==> flow/design.v <==
module AudioADC
(
input rst,  
input AUD_BCLK,  
input AUD_ADCLRCK,  
input AUD_ADCDAT,  
output reg done,
output reg [31:0]digital_signal_out
);
parameter START = 3'd0, RECIEVE = 3'd1, DONE = 3'd2, ERROR = 3'd3;
reg [2:0]S, NS;
reg [4:0]bits_left;
reg [31:0]temp_data;
always @(posedge AUD_BCLK or negedge rst)
begin
	if(rst == 1'b0)
		S <= START;
	else
		S <= NS;
end
always @ (posedge AUD_BCLK or negedge rst)
begin
	if(rst == 0)
	begin
		done <= 1'b0;
		bits_left <= 5'd31;
		digital_signal_out <= 31'd0;
	end
	else		
		case(S)
			START: 
			begin
				done <= 1'b0;
				bits_left <= 5'd31;
			end
			RECIEVE:
			begin
				bits_left <= bits_left - 5'd1;
				temp_data[bits_left] <= AUD_ADCDAT;
			end	
			DONE:
			begin
				done <= 1'b1;
				bits_left <= 5'd31;			
				digital_signal_out <= temp_data;
			end	
		endcase
end
always @ (*)
begin
	case (S)
		START:
		begin
			if(AUD_ADCLRCK == 1'd1)
				NS = RECIEVE;
			else
				NS = START;
		end
		RECIEVE:
		begin
			if(bits_left == 5'd0)
				NS = DONE;
			else
				NS = RECIEVE;
		end
		DONE: NS = START;
		ERROR: NS = ERROR;
		default: NS = ERROR;
	endcase
end
endmodule
module AudioDAC
(
input rst,
input AUD_BCLK,  
input AUD_DACLRCK,  
input [31:0]digital_signal_in,
output reg done,
output reg AUD_DACDAT  
);
parameter START = 3'd0, SEND = 3'd1, DONE = 3'd2, ERROR = 3'd3;
reg [2:0]S, NS;
reg [4:0]bits_left;
reg [31:0]temp_data;
always @(posedge AUD_BCLK or negedge rst)
begin
	if(rst == 1'b0)
		S <= START;
	else
		S <= NS;
end
always @ (posedge AUD_BCLK or negedge rst)
begin
	if(rst == 0)
		begin
			done <= 1'b0;
			bits_left <= 5'd31;
			temp_data <= 32'd0;
		end
	else
		case(S)
			START:
			begin
				done <= 1'b0;
				bits_left <= 5'd31;
				temp_data <= digital_signal_in;
			end
			SEND: bits_left <= bits_left - 5'd1;
			DONE:
			begin
				done <= 1'b1;				
				bits_left <= 5'd31;
			end
		endcase
end
always @ (*)
begin
	AUD_DACDAT = temp_data[bits_left];
	case (S)
		START:
		begin
			if(AUD_DACLRCK == 1)
				NS = SEND;
			else
				NS = START;	
		end
		SEND:
		begin
			if(bits_left == 5'd0)
				NS = DONE;
			else
				NS = SEND;
		end
		DONE: NS = START;
		ERROR: NS = ERROR;
		default: NS = ERROR;
	endcase
end
endmodule
module LowPassFilter
(
input rst,
input AUDIO_CLK, 
input AUD_DACLRCK, 
input [31:0]currentADCData,
output reg [31:0]lowPassFilterOutput
);
reg [31:0]lastAudioIn;
reg [31:0]lastOutput;
wire signed [31:0]leftAudio = {{16{currentADCData[31]}}, currentADCData[31:16]};
wire signed [31:0]leftLastOutput = {{16{lastOutput[31]}}, lastOutput[31:16]};
reg signed [31:0]leftResult;
wire signed [31:0]rightAudio = { {16{currentADCData[15]}}, currentADCData[15:0]};
wire signed [31:0]rightLastOutput = {{16{lastOutput[15]}}, lastOutput[15:0]};
reg signed [31:0]rightResult;
always @ (*)
begin
	leftResult = (($signed(32'd16) * $signed(leftAudio)) / $signed(32'd141)) + (($signed(32'd125) * $signed(leftLastOutput)) / $signed(32'd141));
	rightResult = (($signed(32'd16) * $signed(rightAudio)) / $signed(32'd141)) + (($signed(32'd125) * $signed(rightLastOutput)) / $signed(32'd141));
	lowPassFilterOutput[31:16] = leftResult[15:0];
	lowPassFilterOutput[15:0] =  rightResult[15:0];
end
always @ (posedge AUDIO_CLK or negedge rst)
begin	
	if(rst == 0)
		lastOutput <= 32'd0;
	else 
		if(AUD_DACLRCK == 1'b1)
			lastOutput <= lowPassFilterOutput;
end
endmodule
module HighPassFilter
(
input rst,
input AUDIO_CLK, 
input AUD_DACLRCK,  
input [31:0]currentADCData,
output reg [31:0]highPassFilterOutput
);
reg [31:0]lastAudioIn;
reg [31:0]lastOutput;
wire signed [31:0]leftAudio = {{16{currentADCData[31]}}, currentADCData[31:16]};
wire signed [31:0]leftLastOutput = {{16{lastOutput[31]}}, lastOutput[31:16]};
wire signed [31:0]leftLastInput = { {16{lastAudioIn[31]}}, lastAudioIn[31:16]};
reg signed [31:0]leftResult;
wire signed [31:0]rightAudio = {{16{currentADCData[15]}}, currentADCData[15:0]};
wire signed [31:0]rightLastOutput = {{16{lastOutput[15]}}, lastOutput[15:0]};
wire signed [31:0]rightLastInput = {{16{lastAudioIn[15]}}, lastAudioIn[15:0]};
reg signed [31:0]rightResult;
always @ (*)
begin
	leftResult = (($signed(32'd16) * ($signed(leftLastOutput) + $signed(leftAudio) - $signed(leftLastInput))) / $signed(32'd141));
	rightResult = (($signed(32'd16) * ($signed(rightLastOutput) + $signed(rightAudio) - $signed(rightLastInput))) / $signed(32'd141));
	highPassFilterOutput[31:16] = leftResult[15:0];
	highPassFilterOutput[15:0] =  rightResult[15:0];
end
always @ (posedge AUDIO_CLK or negedge rst)
begin	
	if(rst == 0)
	begin
		lastOutput <= 32'd0;
		lastAudioIn <= 32'd0;
	end
	else 
		if(AUD_DACLRCK == 1'b1)
		begin
			lastOutput <= highPassFilterOutput;
			lastAudioIn <= currentADCData;
		end
end
endmodule
module EchoFilter
(
input rst,
input AUDIO_CLK, 
input AUD_DACLRCK, 
input [31:0]currentADCData,
output reg [31:0]echoFilterOutput
);
reg [31:0]lastAudioIn;
wire signed [31:0]leftAudio = {{16{currentADCData[31]}}, currentADCData[31:16]};
wire signed [31:0]leftLastInput = {{16{lastAudioIn[31]}}, lastAudioIn[31:16]};
reg signed [31:0]leftResult;
wire signed [31:0]rightAudio = {{16{currentADCData[15]}}, currentADCData[15:0]};
wire signed [31:0]rightLastInput = {{16{lastAudioIn[15]}}, lastAudioIn[15:0]};
reg signed [31:0]rightResult;
always @ (*)
begin
	leftResult = (($signed(32'd3) * $signed(leftLastInput)) / $signed(32'd4)) + $signed(leftAudio) ;
	rightResult = (($signed(32'd3) * $signed(rightLastInput)) / $signed(32'd4)) + $signed(rightAudio);
	echoFilterOutput[31:16] = leftResult[15:0];
	echoFilterOutput[15:0] =  rightResult[15:0];
end
always @ (posedge AUDIO_CLK or negedge rst)
begin	
	if(rst == 0)
		lastAudioIn <= 32'd0;
	else 
		if(AUD_DACLRCK == 1'b1)
			lastAudioIn <= currentADCData;
end
endmodule
module audio_core
(
	input AUD_BCLK,
	input rst,
	input [2:0]SW,
	input AUD_ADCLRCK,
	input AUD_ADCDAT,
	input AUD_DACLRCK,
	output AUD_DACDAT
);
wire DACDone;
wire ADCDone;
wire [31:0]currentADCData;
reg [31:0]currentDACData;
AudioDAC myDAC(
	rst,  
	AUD_BCLK,  
	AUD_DACLRCK,  
	currentDACData,  
	DACDone,  
	AUD_DACDAT  
);
AudioADC myADC(
	rst,  
	AUD_BCLK,  
	AUD_ADCLRCK,  
	AUD_ADCDAT,  
	ADCDone,  
	currentADCData  
);
wire [31:0]lowPassFilterOutput;
LowPassFilter lowpass(rst, AUD_BCLK, AUD_DACLRCK, currentADCData, lowPassFilterOutput);
wire [31:0]highPassFilterOutput;
HighPassFilter highpass(rst, AUD_BCLK, AUD_DACLRCK, currentADCData, highPassFilterOutput);
wire [31:0]echoFilterOutput;
EchoFilter echo(rst, AUD_BCLK, AUD_DACLRCK, currentADCData, echoFilterOutput);
always @(*)
begin
	case({SW[2], SW[1], SW[0]})
		3'b001: currentDACData = lowPassFilterOutput; 
		3'b010: currentDACData = highPassFilterOutput; 
		3'b100: currentDACData = echoFilterOutput; 
		default: currentDACData = currentADCData;
	endcase
end
endmodule
; Reports on audio_core
; What the tools print for audio_core, step after step.
; Lines are those of the file above, counted from 1.
; Not given: n/a
[setup]
design = audio_core
clock_port = AUD_BCLK
library = sky130hd
corner = tt_025C_1v80

; Word level
; Source: Yosys, flattened and elaborated, memories not mapped. Widths are those after wreduce. Registers that Yosys merges into a memory's read port (data or address) are not register bits. Print and check cells do not count. Equal cells are merged and count once.
[op_classes]
reduce_and_logical = 11
eq_ne = 7
n_shift = 3
logic = 5
addsub = 13
mul = 4
div = 6
muxes = 9
[ops]
columns = operator, count
row1 = 32-bit by 9-bit divider with 32-bit output with constant B, 6
row2 = 8-bit by 16-bit multiplier with 24-bit output with constant A, 2
row3 = 3-bit by 16-bit multiplier with 19-bit output with constant A, 2
row4 = 32-bit case mux with 3-bit select, 1
row5 = 16-bit adder, 4
row6 = 17-bit by 16-bit subtractor with 18-bit output, 2
row7 = 16-bit by 16-bit adder with 17-bit output, 2
row8 = 1-bit by 6-bit variable shift with 32-bit output, 1
row9 = 1-bit by 6-bit variable shift with 32-bit output with constant A, 1
row10 = 16-bit by 1-bit adder with 16-bit output, 2
row11 = 32-bit bitwise AND, 1
row12 = 32-bit bitwise OR, 1
row13 = 32-bit by 5-bit indexed select with 1-bit output, 1
row14 = 32-bit inverter, 1
row15 = 5-bit case mux with 2-bit select, 2
row16 = 3-bit case mux with 3-bit select, 2
row17 = 5-bit by 1-bit subtractor with 5-bit output with constant B, 2
row18 = 5-bit logical NOT, 2
row19 = 3-bit by 1-bit == test with 1-bit output with constant B, 3
row20 = 3-bit by 2-bit == test with 1-bit output with constant B, 3
row21 = 2-bit OR reduction, 4
row22 = 3-bit logical NOT, 2
row23 = 5-bit negator with 6-bit output, 1
row24 = 2-bit nonzero test, 2
row25 = 2-bit 2-to-1 mux, 2
row26 = 3-bit == test with constant B, 1
row27 = 1-bit bitwise AND, 2
row28 = 2-bit AND reduction, 1
row29 = 1-bit 2-to-1 mux, 2
[word_totals]
register_bits = 208
wordCells = 68
input_bits = 8

; Depth
; Yosys ltp: most cells in a row. Word level: on the elaborated netlist, between registers, memories and ports. Mapped: between sequential cells and ports; inverters and the memories' decode and read muxes count.
[depth]
depth_word = 6
ABC_AREA = 0
depth_mapped = 105

; Mapped cells and area
; Source: synth_stat.txt of the flow (Yosys; design flattened, memories mapped). It holds for the ABC_AREA given above (unset counts as 0); a run with the other value may have another netlist.
; The area totals of this step are shown rounded.
[synth_totals]
mapped_cells = 7529
buffers = 274
seqArea_um2 = 5380
ff_cells = 208
yosys_area_um2 = 55100
[by_type]
columns = cell, count, type_area_um2
row1 = sky130_fd_sc_hd__ha_1, 332, 4.15E+03
row2 = sky130_fd_sc_hd__xnor2_1, 474, 4.15E+03
row3 = sky130_fd_sc_hd__dfrtp_1, 164, 4.1E+03
row4 = sky130_fd_sc_hd__fa_1, 156, 3.12E+03
row5 = sky130_fd_sc_hd__nand2_1, 697, 2.62E+03
row6 = sky130_fd_sc_hd__o21ai_0, 498, 2492.39
row7 = sky130_fd_sc_hd__inv_1, 637, 2.39E+03
row8 = sky130_fd_sc_hd__a21oi_1, 458, 2.29E+03
row9 = sky130_fd_sc_hd__nor2_1, 595, 2.23E+03
row10 = sky130_fd_sc_hd__mux2i_1, 134, 1.34E+03
row11 = sky130_fd_sc_hd__mux2_2, 114, 1.28E+03
row12 = sky130_fd_sc_hd__xor2_1, 142, 1.24E+03
row13 = sky130_fd_sc_hd__nand3_1, 226, 1.13E+03
row14 = sky130_fd_sc_hd__a21o_1, 145, 1.09E+03
row15 = sky130_fd_sc_hd__nor3_1, 218, 1.09E+03
row16 = sky130_fd_sc_hd__edfxtp_1, 32, 960.922
row17 = sky130_fd_sc_hd__a211oi_1, 107, 803.27
row18 = sky130_fd_sc_hd__clkbuf_1, 206, 773.242
; Not listed: further types 130, cells in them 2194.
; By module: a second synthesis without flattening, with its own total; a netlist apart from the flattened one above.
[unflattened]
hier_cells = 7526
area_unflattened_um2 = 57900
; Each row is one instance without its submodules.
[by_module]
columns = module, seq_area_um2, mod_area_um2, instances, n_cells
row1 = LowPassFilter, 801, 30600, 1, 4227
row2 = HighPassFilter, 1600, 16800, 1, 2304
row3 = EchoFilter, 801, 4300, 1, 463
row4 = AudioADC, 1990, 3350, 1, 252
row5 = AudioDAC, 1030, 1850, 1, 124
row6 = audio_core, 0.0, 986, 1, 156

; Worst setup path after synthesis
; Path of least setup slack by OpenSTA after synthesis, without wires, with an ideal clock, recovery checks aside; 20% of the period is set as input and as output delay. Where synthesis merged equal registers, the netlist keeps one of their names.
[synth_path]
path_kind = reg-to-reg
start = reg lowpass.lastOutput[23]
end = reg lowpass.lastOutput[31]
clock_period_ns = 40.0
arrival_time_ns = 21.895
stages = 97
path_delay_ns = 21.985
launch_ns = 0.000
setup_slack_ns = 18.015
setup_time_ns = 0.090
n_path_buf = 5
synth_period_reached_ns = 21.985
; "path_delay_ns" = arrival - input delay + setup time.
; "stages": output pins that drive a net of the path, with the launching flip-flop's if there is one; two outputs of one cell count as two.
; "synth_period_reached_ns" = period - worst setup slack (recovery checks aside). The figure is calculated, with input and output delays left at 20% of the set period.
; The rows between start and end are the longest chain of elaborated cells between them; the timing report does not say that the signal goes this way. Where chains are equally long, one stands for them.
; A line is the first line of the expression or statement that the cell stems from. Yosys adds cells for indexed reads and writes and turns some case tables into memories.
[synth_via]
cell_sequence = sky130_fd_sc_hd__dfrtp_1 -> sky130_fd_sc_hd__inv_1 -> sky130_fd_sc_hd__fa_1 -> sky130_fd_sc_hd__fa_1 -> sky130_fd_sc_hd__inv_1 -> sky130_fd_sc_hd__fa_1 -> sky130_fd_sc_hd__inv_1 -> sky130_fd_sc_hd__fa_1 -> sky130_fd_sc_hd__inv_1 -> sky130_fd_sc_hd__ha_1 -> sky130_fd_sc_hd__buf_6 -> sky130_fd_sc_hd__a2111oi_4 -> sky130_fd_sc_hd__a21boi_4 -> sky130_fd_sc_hd__o211ai_1 -> sky130_fd_sc_hd__nor4b_2 -> sky130_fd_sc_hd__nand4_1 -> sky130_fd_sc_hd__or3_1 -> sky130_fd_sc_hd__buf_2 -> (+61 left out) -> sky130_fd_sc_hd__a21oi_1 -> sky130_fd_sc_hd__o21bai_1 -> sky130_fd_sc_hd__a21oi_1 -> sky130_fd_sc_hd__o21bai_1 -> sky130_fd_sc_hd__a21oi_1 -> sky130_fd_sc_hd__o21bai_1 -> sky130_fd_sc_hd__a21oi_1 -> sky130_fd_sc_hd__o21bai_1 -> sky130_fd_sc_hd__a21oi_1 -> sky130_fd_sc_hd__o21bai_1 -> sky130_fd_sc_hd__a21oi_1 -> sky130_fd_sc_hd__o21bai_1 -> sky130_fd_sc_hd__a21oi_1 -> sky130_fd_sc_hd__xnor2_1 -> sky130_fd_sc_hd__xnor2_1 -> sky130_fd_sc_hd__nor4_1 -> sky130_fd_sc_hd__nand3_1 -> sky130_fd_sc_hd__o221ai_1
elab_chain_cells = 3
cone_cells = 3
lines_between = 1
classes_between = add/sub (1); mul (1); div (1)
[synth_rtl]
columns = element, line
row1 = "start, declared", 149  ; reg [31:0]lastOutput;
row2 = "start, assigned", 166  ; lastOutput <= 32'd0;
row3 = "start, assigned", 169  ; lastOutput <= lowPassFilterOutput;
row4 = 8-bit by 16-bit multiplier with 24-bit output, 158  ; leftResult = (($signed(32'd16) * $signed(leftAudio)) / $signed(32'd141)) + (($signed(32'd125) * $signed(leftLa ...
row5 = 32-bit by 9-bit divider with 32-bit output, 158
row6 = 16-bit adder, 158
row7 = "end, assigned", 166
row8 = "end, assigned", 169
row9 = "end, declared", 149

; Timing after layout
; From the final timing report of run A: the path of least setup slack in the routed layout; clock arrival at registers is part of the times.
[layout_path]
path_kind = reg-to-reg
start = reg lowpass.lastOutput[24]
end = reg myDAC.temp_data[31]
launch_ns = 0.54
stages = 89
n_path_buf = 0
clock_period_ns = 40.0
setup_time_ns = 0.15
arrival_time_ns = 27.38
setup_slack_ns = 13.00
; The rows between start and end are the longest chain of elaborated cells between them; the timing report does not say that the signal goes this way. Where chains are equally long, one stands for them.
[layout_via]
cell_sequence = sky130_fd_sc_hd__dfrtp_1 -> sky130_fd_sc_hd__inv_1 -> sky130_fd_sc_hd__fa_1 -> sky130_fd_sc_hd__fa_1 -> sky130_fd_sc_hd__inv_1 -> sky130_fd_sc_hd__fa_1 -> sky130_fd_sc_hd__inv_1 -> sky130_fd_sc_hd__fa_1 -> sky130_fd_sc_hd__inv_1 -> sky130_fd_sc_hd__ha_1 -> sky130_fd_sc_hd__a2111oi_4 -> sky130_fd_sc_hd__o21ai_1 -> sky130_fd_sc_hd__a21oi_1 -> sky130_fd_sc_hd__xor2_1 -> sky130_fd_sc_hd__nand4_1 -> sky130_fd_sc_hd__nor4_2 -> sky130_fd_sc_hd__nor3_1 -> sky130_fd_sc_hd__a221oi_1 -> (+53 left out) -> sky130_fd_sc_hd__xnor2_1 -> sky130_fd_sc_hd__ha_1 -> sky130_fd_sc_hd__a21oi_1 -> sky130_fd_sc_hd__o21bai_1 -> sky130_fd_sc_hd__a21oi_1 -> sky130_fd_sc_hd__o21bai_1 -> sky130_fd_sc_hd__a21oi_1 -> sky130_fd_sc_hd__o21bai_1 -> sky130_fd_sc_hd__a21oi_1 -> sky130_fd_sc_hd__o21bai_1 -> sky130_fd_sc_hd__a21oi_1 -> sky130_fd_sc_hd__o21bai_1 -> sky130_fd_sc_hd__a21oi_1 -> sky130_fd_sc_hd__xnor2_1 -> sky130_fd_sc_hd__xnor2_1 -> sky130_fd_sc_hd__o32ai_1 -> sky130_fd_sc_hd__o22ai_1 -> sky130_fd_sc_hd__o221ai_1
elab_chain_cells = 4
cone_cells = 4
lines_between = 2
classes_between = add/sub (1); mul (1); div (1); mux (1)
[layout_rtl]
columns = element, line
row1 = "start, declared", 149  ; reg [31:0]lastOutput;
row2 = "start, assigned", 166  ; lastOutput <= 32'd0;
row3 = "start, assigned", 169  ; lastOutput <= lowPassFilterOutput;
row4 = 8-bit by 16-bit multiplier with 24-bit output, 158  ; leftResult = (($signed(32'd16) * $signed(leftAudio)) / $signed(32'd141)) + (($signed(32'd125) * $signed(leftLa ...
row5 = 32-bit by 9-bit divider with 32-bit output, 158
row6 = 16-bit adder, 158
row7 = 32-bit case mux with 3-bit select, 281  ; case({SW[2], SW[1], SW[0]})
row8 = "end, assigned", 98  ; temp_data <= 32'd0;
row9 = "end, assigned", 106  ; temp_data <= digital_signal_in;
row10 = "end, declared", 84  ; reg [31:0]temp_data;

Memo
Re: implementation data of audio_core

Module audio_core, platform sky130hd: 4 stored runs of the flow (Yosys, OpenROAD) with differing settings, in no particular order. Input and output delays are each 20% of the period that was set; the output load is 0.01 pF.
By "clock_period_reached_ns" is meant the clock period of the run minus its worst setup slack. This is arithmetic on one report: input and output delays are still those of the set period (20% each).
"worst_path_allowed_less_slack_ns": the worst setup path's part of the clock period (all of it between registers, 20% less for each end at a port) less its slack. A launch clock that arrives late makes it longer, a capture clock that arrives late makes it shorter.
The measured numbers are rounded.

# run A
==> flow/run.sh <==
#!/bin/bash
# the make line also repeats the synthesis and layout settings of config.mk as NAME=value (left out here)
make -C /OpenROAD-flow-scripts/flow DESIGN_CONFIG=/design/flow/config.mk WORK_HOME=/design/flow/orfs CLKGATE_MAP_FILE= finish
==> flow/config.mk <==
export PLATFORM = sky130hd
export DESIGN_NAME = audio_core
export DESIGN_NICKNAME = audio_core
export VERILOG_FILES = /design/flow/design.v
export SDC_FILE = /design/flow/constraint.sdc
export NUM_CORES = 4
export LEC_CHECK = 0
export CAP_MARGIN = 20
export CORE_MARGIN = 2
export CORE_UTILIZATION = 40
export CTS_CLUSTER_SIZE = 46
export HOLD_SLACK_MARGIN = 0.17
export SETUP_SLACK_MARGIN = 5.0
export SLEW_MARGIN = 20
==> flow/constraint.sdc <==
create_clock -name core_clock -period 40.0 [get_ports {AUD_BCLK}]
set_input_delay 8.0000 -clock core_clock [delete_from_list [all_inputs] [get_ports {AUD_BCLK}]]
set_output_delay 8.0000 -clock core_clock [all_outputs]
set_load 0.01 [all_outputs]

==> run A: results <==
synthArea_um2=55100
dieArea_um2=141000
stdcell_area_um2=57500
worstSetupSlack_ns=13.0
setup_tns_ns=0.000
clock_period_reached_ns=26.999
worst_path_allowed_less_slack_ns=27.00
timing.worst_path_kind="reg-to-reg"

# run B
==> flow/run.sh <==
#!/bin/bash
# the make line also repeats the synthesis and layout settings of config.mk as NAME=value (left out here)
make -C /OpenROAD-flow-scripts/flow DESIGN_CONFIG=/design/flow/config.mk WORK_HOME=/design/flow/orfs CLKGATE_MAP_FILE= finish
==> flow/config.mk <==
export PLATFORM = sky130hd
export DESIGN_NAME = audio_core
export DESIGN_NICKNAME = audio_core
export VERILOG_FILES = /design/flow/design.v
export SDC_FILE = /design/flow/constraint.sdc
export NUM_CORES = 4
export LEC_CHECK = 0
export CAP_MARGIN = 10
export CELL_PAD_IN_SITES_DETAIL_PLACEMENT = 1
export CORE_ASPECT_RATIO = 1.07
export CORE_MARGIN = 2
export CORE_UTILIZATION = 19
export CTS_CLUSTER_DIAMETER = 149
export CTS_CLUSTER_SIZE = 46
export GPL_ROUTABILITY_DRIVEN = 1
export HOLD_SLACK_MARGIN = 0.12
export MAX_ROUTING_LAYER = met4
export MIN_ROUTING_LAYER = met2
export PLACE_DENSITY_LB_ADDON = 0.22
export SETUP_SLACK_MARGIN = 0.61
export SLEW_MARGIN = 40
export TNS_END_PERCENT = 85
==> flow/constraint.sdc <==
create_clock -name core_clock -period 26.2 [get_ports {AUD_BCLK}]
set_input_delay 5.2400 -clock core_clock [delete_from_list [all_inputs] [get_ports {AUD_BCLK}]]
set_output_delay 5.2400 -clock core_clock [all_outputs]
set_load 0.01 [all_outputs]

==> run B: results <==
synthArea_um2=55100
dieArea_um2=294000
stdcell_area_um2=62300
worstSetupSlack_ns=1.96
setup_tns_ns=0.000
clock_period_reached_ns=24.244
worst_path_allowed_less_slack_ns=24.24
timing.worst_path_kind="reg-to-reg"

# run C
==> flow/run.sh <==
#!/bin/bash
# the make line also repeats the synthesis and layout settings of config.mk as NAME=value (left out here)
make -C /OpenROAD-flow-scripts/flow DESIGN_CONFIG=/design/flow/config.mk WORK_HOME=/design/flow/orfs CLKGATE_MAP_FILE= finish
==> flow/config.mk <==
export PLATFORM = sky130hd
export DESIGN_NAME = audio_core
export DESIGN_NICKNAME = audio_core
export VERILOG_FILES = /design/flow/design.v
export SDC_FILE = /design/flow/constraint.sdc
export NUM_CORES = 4
export LEC_CHECK = 0
export CAP_MARGIN = 20
export CORE_MARGIN = 2
export CORE_UTILIZATION = 40
export SLEW_MARGIN = 20
==> flow/constraint.sdc <==
create_clock -name core_clock -period 16.7 [get_ports {AUD_BCLK}]
set_input_delay 3.3400 -clock core_clock [delete_from_list [all_inputs] [get_ports {AUD_BCLK}]]
set_output_delay 3.3400 -clock core_clock [all_outputs]
set_load 0.01 [all_outputs]

==> run C: results <==
synthArea_um2=55100
dieArea_um2=141000
stdcell_area_um2=82600
worstSetupSlack_ns=-4.22
setup_tns_ns=-178
clock_period_reached_ns=20.919
worst_path_allowed_less_slack_ns=20.92
timing.worst_path_kind="reg-to-reg"

# run D
==> flow/run.sh <==
#!/bin/bash
# the make line also repeats the synthesis and layout settings of config.mk as NAME=value (left out here)
make -C /OpenROAD-flow-scripts/flow DESIGN_CONFIG=/design/flow/config.mk WORK_HOME=/design/flow/orfs CLKGATE_MAP_FILE= finish
==> flow/config.mk <==
export PLATFORM = sky130hd
export DESIGN_NAME = audio_core
export DESIGN_NICKNAME = audio_core
export VERILOG_FILES = /design/flow/design.v
export SDC_FILE = /design/flow/constraint.sdc
export NUM_CORES = 4
export LEC_CHECK = 0
export ABC_AREA = 0
export CAP_MARGIN = 25
export CORE_MARGIN = 2
export CORE_UTILIZATION = 58
export GPL_ROUTABILITY_DRIVEN = 0
export GPL_TIMING_DRIVEN = 0
export PLACE_DENSITY_LB_ADDON = 0.3
export SLEW_MARGIN = 20
==> flow/constraint.sdc <==
create_clock -name core_clock -period 48.0 [get_ports {AUD_BCLK}]
set_input_delay 9.6000 -clock core_clock [delete_from_list [all_inputs] [get_ports {AUD_BCLK}]]
set_output_delay 9.6000 -clock core_clock [all_outputs]
set_load 0.01 [all_outputs]

==> run D: results <==
synthArea_um2=55100
dieArea_um2=97400
stdcell_area_um2=57600
worstSetupSlack_ns=22.0
setup_tns_ns=0.000
clock_period_reached_ns=25.985
worst_path_allowed_less_slack_ns=25.99
timing.worst_path_kind="reg-to-reg"
